==> flow/design.v <==
`timescale 1ns / 1ps
module apb_master(
    input pclk, presetn, pready, pslverr, 
    input [31:0] prdata,wdata,addr,
    input start,write,
    input [3:0] strb,
    input [2:0] prot,
    output reg psel,penable,pwrite,
    output reg [31:0] paddr,pwdata,
    output reg [3:0] pstrb,
    output reg [2:0] pprot,
    output reg done,error,
    output reg [31:0] rdata
    );
    parameter idle=2'b00,
              setup=2'b01,
              access=2'b10;
    reg [1:0] state, next;  
    always @(posedge pclk, negedge presetn) 
    begin
        if(!presetn) state<=idle;
        else state<=next;
    end 
    always @(*) begin
        case(state)
        idle: next = start?setup:idle;
        setup: next = access;
        access: next=pready?idle:access;
        default: next=idle;
    endcase    
    end 
    always @(posedge pclk,negedge presetn)
    begin
        if(!presetn) begin
        psel<=0;
        penable<=0;
        done<=0;
        error<=0;
        paddr <= 0;
        pwrite <= 0;
        pwdata <= 0;
        pstrb <= 0;
        pprot <= 0;
        rdata <= 0;
        end else begin
        case(state)
        idle: begin
            done<=0;
            error<=0;
            psel<=0;
            penable<=0;
        end
        setup: begin
            psel<=1;
            penable<=0;
            paddr<=addr;
            pwrite<=write;
            pwdata<=wdata;
            pstrb<=strb;
            pprot<=prot;
        end
        access: begin
            penable<=1;
            if(pready) begin
                done<=1;
                error<=pslverr;
                if(!write) rdata<=prdata;
            end
        end
    endcase
    end
    end      
endmodule
`timescale 1ns / 1ps
module apb_slave #(
    parameter base_addr = 32'h0000_0000
)(
    input         pclk,
    input         presetn,
    input         psel,
    input         penable,
    input         pwrite,
    input  [31:0] paddr,
    input  [31:0] pwdata,
    input  [3:0]  pstrb,
    input  [2:0]  pprot,
    output reg [31:0] prdata,
    output reg        pready,
    output reg        pslverr
);
    reg [31:0] regfile [0:3];
    wire [1:0] reg_sel    = paddr[3:2];
    wire       addr_valid = (paddr[31:4] == base_addr[31:4]);
    always @(posedge pclk or negedge presetn) begin
        if (!presetn) begin
            pready <= 0;
        end else begin
            pready <= (psel && penable);  
        end
    end
    always @(posedge pclk or negedge presetn) begin
        if (!presetn) begin
            pslverr <= 0;
        end else if (psel && penable) begin
            pslverr <= ~addr_valid;
        end else begin
            pslverr <= 0;
        end
    end
    always @(posedge pclk or negedge presetn) begin
        if (!presetn) begin
            regfile[0] <= 0;
            regfile[1] <= 0;
            regfile[2] <= 0;
            regfile[3] <= 0;
        end else if (psel && penable && pwrite && addr_valid) begin
            if (pstrb[0]) regfile[reg_sel][7:0]   <= pwdata[7:0];
            if (pstrb[1]) regfile[reg_sel][15:8]  <= pwdata[15:8];
            if (pstrb[2]) regfile[reg_sel][23:16] <= pwdata[23:16];
            if (pstrb[3]) regfile[reg_sel][31:24] <= pwdata[31:24];
        end
    end
    always @(posedge pclk or negedge presetn) begin
        if (!presetn) begin
            prdata <= 0;
        end else if (psel && penable && !pwrite && addr_valid) begin
            prdata <= regfile[reg_sel];
        end
    end
endmodule
`timescale 1ns / 1ps
module apb_top(
    input        pclk,
    input        presetn,
    input        start,
    input        write,
    input [31:0] addr,
    input [31:0] wdata,
    input [3:0]  strb,
    input [2:0]  prot,
    output [31:0] rdata,
    output        done,
    output        error
);
    wire        psel;
    wire        penable;
    wire        pwrite;
    wire [31:0] paddr;
    wire [31:0] pwdata;
    wire [3:0]  pstrb;
    wire [2:0]  pprot;
    wire [31:0] prdata_int;
    wire        pready_int;
    wire        pslverr_int;
    wire psel0 = psel && (paddr[31:12] == 20'h00000);   
    wire psel1 = psel && (paddr[31:12] == 20'h0001);   
    wire [31:0] prdata0;
    wire        pready0;
    wire        pslverr0;
    wire [31:0] prdata1;
    wire        pready1;
    wire        pslverr1;
    assign prdata_int = psel0 ? prdata0
                      : psel1 ? prdata1
                      : 32'h0000_0000;
    assign pready_int = psel0 ? pready0
                      : psel1 ? pready1
                      : penable;
    assign pslverr_int= psel0 ? pslverr0
                      : psel1 ? pslverr1
                      : 1'b1;
    apb_master master (
        .pclk    (pclk),
        .presetn (presetn),
        .start   (start),
        .write   (write),
        .addr    (addr),
        .wdata   (wdata),
        .strb    (strb),
        .prot    (prot),
        .psel    (psel),
        .penable (penable),
        .pwrite  (pwrite),
        .paddr   (paddr),
        .pwdata  (pwdata),
        .pstrb   (pstrb),
        .pprot   (pprot),
        .done    (done),
        .error   (error),
        .rdata   (rdata),
        .prdata  (prdata_int),
        .pready  (pready_int),
        .pslverr (pslverr_int)
    );
    apb_slave #(.base_addr(32'h0000_0000)) slave0 (
        .pclk    (pclk),
        .presetn (presetn),
        .psel    (psel0),
        .penable (penable),
        .pwrite  (pwrite),
        .paddr   (paddr),
        .pwdata  (pwdata),
        .pstrb   (pstrb),
        .pprot   (pprot),
        .prdata  (prdata0),
        .pready  (pready0),
        .pslverr (pslverr0)
    );
    apb_slave #(.base_addr(32'h0000_1000)) slave1 (
        .pclk    (pclk),
        .presetn (presetn),
        .psel    (psel1),
        .penable (penable),
        .pwrite  (pwrite),
        .paddr   (paddr),
        .pwdata  (pwdata),
        .pstrb   (pstrb),
        .pprot   (pprot),
        .prdata  (prdata1),
        .pready  (pready1),
        .pslverr (pslverr1)
    );
endmodule
# == Tool chain data of apb_top ==
# Module apb_top before and after one edit of its RTL, step after step.
# Lines under "before" count in the file above, lines under "after" in the edited file.
# "diff": "after" minus "before" as printed here. "change_rel_pct": 100 x difference / "before".
# Operators carry their Yosys type and port widths (W data, S select, Z words).
# Cell names lack the library's common part.
# Not given: -
# setup
top_module,apb_top
clock,pclk
lib,sky130hd
pvt_corner,tt_025C_1v80

# == Diff ==
# The edit as a unified diff against the file above.
# The edited RTL no longer does the same as the RTL above: the edit was made by script, with no optimisation intended.
# begin of diff
@@ -207,4 +207,7 @@
         .pslverr (pslverr0)
     );
+    wire pready1_0, pready1_1;
+    wire [31:0] prdata1_0, prdata1_1;
+    wire pslverr1_0, pslverr1_1;
     apb_slave #(.base_addr(32'h0000_1000)) slave1 (
         .pclk    (pclk),
@@ -217,7 +220,13 @@
         .pstrb   (pstrb),
         .pprot   (pprot),
-        .prdata  (prdata1),
-        .pready  (pready1),
-        .pslverr (pslverr1)
-    );
+        .prdata  (prdata1_0),
+        .pready  (pready1_0),
+        .pslverr (pslverr1_0)
+    );
+    apb_slave #(.base_addr(32'h0000_1000)) slave1_b (.pclk(pclk), .presetn(presetn), .psel(psel1),
+        .penable(penable), .pwrite(pwrite), .paddr(paddr), .pwdata(pwdata), .pstrb(~pstrb),
+        .pprot(pprot), .prdata(prdata1_1), .pready(pready1_1), .pslverr(pslverr1_1));
+    assign pready1 = pready1_0 ^ pready1_1;
+    assign prdata1 = prdata1_0 ^ prdata1_1;
+    assign pslverr1 = pslverr1_0 ^ pslverr1_1;
 endmodule
# end of diff

# == After elaboration ==
# Counts by Yosys on the flattened word-level netlist (proc, flatten, opt, wreduce). Print and check cells are left out.
# classes
item,before,after,diff,change_rel_pct
cmp,0,0,0,-
n_shift,0,0,0,-
eq_ne,8,8,0,0.00
div,0,0,0,-
multipliers,0,0,0,-
n_addsub,0,0,0,-
muxes,19,19,0,0.00
logic,3,4,1,33.33
n_reduce_logical,55,71,16,29.09
# op_table
cell,before,after,diff,change_rel_pct
$reduce_and A3 Y1,33,49,16,48.48
$mux W1,9,8,-1,-11.11
$not A1 Y1,3,2,-1,-33.33
$pmux W32 S4,2,3,1,50.00
$not A4 Y4,0,1,1,-
$xor A32 B32 Y32,0,1,1,-
$logic_and A1 B1 Y1,12,12,0,0.00
$pmux W1 S2,4,4,0,0.00
$eq A2 B2 Y1 const B,3,3,0,0.00
$reduce_bool A2 Y1,3,3,0,0.00
$eq A2 B1 Y1 const B,2,2,0,0.00
$logic_not A2 Y1,2,2,0,0.00
$mux W32,2,2,0,0.00
$eq A20 B1 Y1 const B,1,1,0,0.00
$eq A28 B9 Y1 const B,1,1,0,0.00
$logic_not A1 Y1,1,1,0,0.00
$logic_not A20 Y1,1,1,0,0.00
$logic_not A28 Y1,1,1,0,0.00
$mux W2,1,1,0,0.00
$ne A2 B2 Y1 const B,1,1,0,0.00
$pmux W2 S3,1,1,0,0.00
$reduce_and A2 Y1,1,1,0,0.00
$reduce_or A2 Y1,1,1,0,0.00
# bits
item,before,after,diff,change_rel_pct
mem_bits_rw,0,0,0,-
n_memories,0,0,0,-
clocked_rd_ports_x_width,0,0,0,-
latch_bits,0,0,0,-
rom_bits,0,0,0,-
register_bits,431,589,158,36.66
wordCells,133,165,32,24.06

# == Longest topological paths ==
# Longest topological path by Yosys (ltp), each cell counted once; first at word level (registers and memories cut), then after technology mapping (sequential cells cut; the memories' decode and read muxes count).
# logic_depth
item,before,after,diff,change_rel_pct
depth_word,6,6,0,0.00
abc_area,0,0,-,-
depth_mapped,7,6,-1,-14.29

# == After synthesis ==
# The flow's flattened synthesis, as Yosys stat reports it; memories are mapped. The netlist is that of the ABC_AREA named above (0 if unset); the other value can give another one.
# by_type
cell,before,after,diff,change_rel_pct
dfrtp_1,429,267,-162,-37.76
mux2_2,387,225,-162,-41.86
nand2_1,6,42,36,600.00
mux4_2,64,32,-32,-50.00
nor3_4,32,0,-32,-100.00
or3_1,32,0,-32,-100.00
nand4_1,10,42,32,320.00
o21ai_0,65,34,-31,-47.69
mux2i_1,32,1,-31,-96.88
buf_1,12,35,23,191.67
clkbuf_1,28,40,12,42.86
nor4_4,2,9,7,350.00
buf_4,7,2,-5,-71.43
nand4_4,6,1,-5,-83.33
nor3_2,3,8,5,166.67
buf_6,5,1,-4,-80.00
a21oi_1,3,7,4,133.33
a31o_2,3,0,-3,-100.00
# Not every row of either side is listed.
# synth_totals
item,before,after,diff,change_rel_pct
stdcells,1174,799,-375,-31.94
yosys_area_um2,18823.1,11539.8,-7283.3,-38.69
flip_flops,430,268,-162,-37.67
# The figures by module come from a second, unflattened synthesis with its own total; it is not the netlist above.
# hier_totals
item,before,after,diff,change_rel_pct
cells_unflattened,1146,1598,452,39.44
hier_area_um2,19169.6,26688.1,7518.5,39.22
# Rows give one instance, submodules left out.
# by_module_before
mod,area_um2,n_cells,instances
apb_slave (base_addr=4096),7146.9,409,1
apb_slave (base_addr=0),7138.1,409,1
apb_master,4260.3,243,1
apb_top,624.3,85,1
# by_module_after
mod,area_um2,n_cells,instances
apb_slave (base_addr=4096),7146.9,409,2
apb_slave (base_addr=0),7138.1,409,1
apb_master,4260.3,243,1
apb_top,996.0,128,1

# == Timing after synthesis ==
# Path of least setup slack by OpenSTA after synthesis, without wires, with an ideal clock, recovery checks aside; 20% of the period is set as input and as output delay. Where synthesis merged equal registers, the netlist keeps one of their names.
# synth_timing
item,before,after,diff,change_rel_pct
kind,reg-to-reg,reg-to-reg,-,-
from,register master.paddr[2],register master.paddr[13],-,-
to,register slave0.prdata[10],register slave0.regfile[0][0],-,-
t_arrival_ns,1.957,2.021,0.064,3.27
n_path_buf,3,2,-1,-33.33
setup_ns,0.125,0.125,0.000,-
path_delay_ns,2.082,2.146,0.064,3.07
t_first_pin_ns,0.000,0.000,0.000,-
period_ns,4.0,4.0,0.0,0.00
path_stages,6,7,1,16.67
setup_slack_ns,1.918,1.854,-0.064,-
synth_period_reached_ns,2.082,2.146,0.064,3.07
# "path_delay_ns" is the arrival time less input delay plus setup time.
# "path_stages" counts driving pins, that of a launching flip-flop among them; a cell with two outputs on the path counts twice.
# "synth_period_reached_ns" is the clock period less the worst setup slack; recovery checks do not enter. This is arithmetic on one report: input and output delays are still those of the set period (20% each).
# The rows between start and end are the longest chain of elaborated cells between them; the timing report does not say that the signal goes this way. Where chains are equally long, one stands for them.
# A line is the first line of the expression or statement that the cell stems from. Yosys adds cells for indexed reads and writes and turns some case tables into memories.
# synth_via_before
path_cell_list,dfrtp_1 -> buf_2 -> buf_4 -> buf_1 -> mux4_2 -> mux2_2
elab_chain_cells,2
cone_cells,5
classes_between,3 x eq/ne; 1 x mux; 1 x reduce/logical
# synth_lines_before
item,line_no,text
from (decl),9,"output reg [31:0] paddr,pwdata,"
from (assign),39,paddr <= 0;
from (assign),56,paddr<=addr;
$eq A2 B2 Y1,127,prdata <= regfile[reg_sel];
$pmux W32 S4,127,
to (assign),125,prdata <= 0;
to (assign),127,
to (decl),87,"output reg [31:0] prdata,"
# synth_via_after
path_cell_list,dfrtp_1 -> nor4_1 -> nand4_1 -> clkbuf_1 -> buf_1 -> nor3_2 -> mux2_2
elab_chain_cells,6
cone_cells,7
classes_between,7 x reduce/logical
# synth_lines_after
item,line_no,text
from (decl),9,"output reg [31:0] paddr,pwdata,"
from (assign),39,paddr <= 0;
from (assign),56,paddr<=addr;
$logic_not A20 Y1,155,wire psel0 = psel && (paddr[31:12] == 20'h00000);
$logic_and A1 B1 Y1,155,
$logic_and A1 B1 Y1 (3 in a row),116,end else if (psel && penable && pwrite && addr_valid) begin
$reduce_and A3 Y1,-,
to (assign),112,regfile[0] <= 0;
to (assign),117,if (pstrb[0]) regfile[reg_sel][7:0]   <= pwdata[7:0];
to (decl),91,reg [31:0] regfile [0:3];

# == Worst path after layout ==
# From the final timing report of the runs of set A: the path of least setup slack in the routed layout; clock arrival at registers is part of the times.
# layout_timing
item,before,after,diff,change_rel_pct
kind,reg-to-reg,reg-to-reg,-,-
from,register master.paddr[9],register master.paddr[2],-,-
to,register slave1.regfile[3][5],register slave0.regfile[2][2],-,-
path_stages,5,6,1,20.00
setup_ns,0.11,0.11,0.00,-
setup_slack_ns,1.05,1.40,0.35,-
n_path_buf,0,1,1,-
t_first_pin_ns,0.56,0.53,-0.03,-5.36
period_ns,4.0,4.0,0.0,0.00
t_arrival_ns,3.39,3.02,-0.37,-10.91
# The rows between start and end are the longest chain of elaborated cells between them; the timing report does not say that the signal goes this way. Where chains are equally long, one stands for them.
# layout_via_before
path_cell_list,dfrtp_1 -> nor4_4 -> nand4_1 -> nor3_4 -> mux2_2
elab_chain_cells,3
cone_cells,3
lines_between,2
classes_between,1 x eq/ne; 2 x reduce/logical
# layout_lines_before
item,line_no,text
from (decl),9,"output reg [31:0] paddr,pwdata,"
from (assign),39,paddr <= 0;
from (assign),56,paddr<=addr;
$eq A28 B9 Y1,93,wire       addr_valid = (paddr[31:4] == base_addr[31:4]);
$logic_and A1 B1 Y1,116,end else if (psel && penable && pwrite && addr_valid) begin
$reduce_and A3 Y1,-,
to (assign),115,regfile[3] <= 0;
to (assign),117,if (pstrb[0]) regfile[reg_sel][7:0]   <= pwdata[7:0];
to (decl),91,reg [31:0] regfile [0:3];
# layout_via_after
path_cell_list,dfrtp_2 -> buf_4 -> nor2b_1 -> nand4_4 -> nor4_4 -> mux2_2
elab_chain_cells,2
cone_cells,2
classes_between,1 x eq/ne; 1 x reduce/logical
# layout_lines_after
item,line_no,text
from (decl),9,"output reg [31:0] paddr,pwdata,"
from (assign),39,paddr <= 0;
from (assign),56,paddr<=addr;
$eq A2 B2 Y1,117,if (pstrb[0]) regfile[reg_sel][7:0]   <= pwdata[7:0];
$reduce_and A3 Y1,-,
to (assign),114,regfile[2] <= 0;
to (assign),117,
to (decl),91,reg [31:0] regfile [0:3];

# == Measured runs ==
# Runs of the flow (Yosys, OpenROAD) on both versions; the two runs of a pair have the same settings. The constraints put input and output delay at 20% of the set period each and load the outputs with 0.01 pF.
# settings_set_A
CORE_UTILIZATION,40
period_ns,4.0
CAP_MARGIN,20
CORE_MARGIN,2
SLEW_MARGIN,20
# results_set_A
item,before,after,diff,change_rel_pct
cell_area_final_um2,22118.7,13783.2,-8335.5,-37.69
synthesis_area_um2,18823.1,11539.8,-7283.3,-38.69
timing.setup.ws_ns,1.049,1.404,0.355,-
power_uw,11279,7298,-3981,-35.30
dieArea_um2,48807.9,30223.8,-18584.1,-38.08
timing.setup.tns_ns,0.000,0.000,0.000,-
# settings_set_B
ABC_AREA,1
CELL_PAD_IN_SITES_GLOBAL_PLACEMENT,2
CORE_ASPECT_RATIO,1.78
CORE_UTILIZATION,31
GPL_TIMING_DRIVEN,1
PLACE_DENSITY,0.61
SETUP_SLACK_MARGIN,0.03
SLEW_MARGIN,30
period_ns,2.46
CAP_MARGIN,20
CORE_MARGIN,2
# results_set_B
item,before,after,diff,change_rel_pct
cell_area_final_um2,21747.1,30613.1,8866.0,40.77
synthesis_area_um2,17951.0,26077.5,8126.5,45.27
timing.setup.ws_ns,0.253,0.185,-0.068,-
power_uw,18360,26159,7799,42.48
dieArea_um2,59927.8,86553.5,26625.7,44.43
timing.setup.tns_ns,0.000,0.000,0.000,-
# By "power_uw" is meant OpenSTA's value without simulated activity: inputs other than the clock are taken to toggle once in ten clock periods, and the tool carries that through the logic.
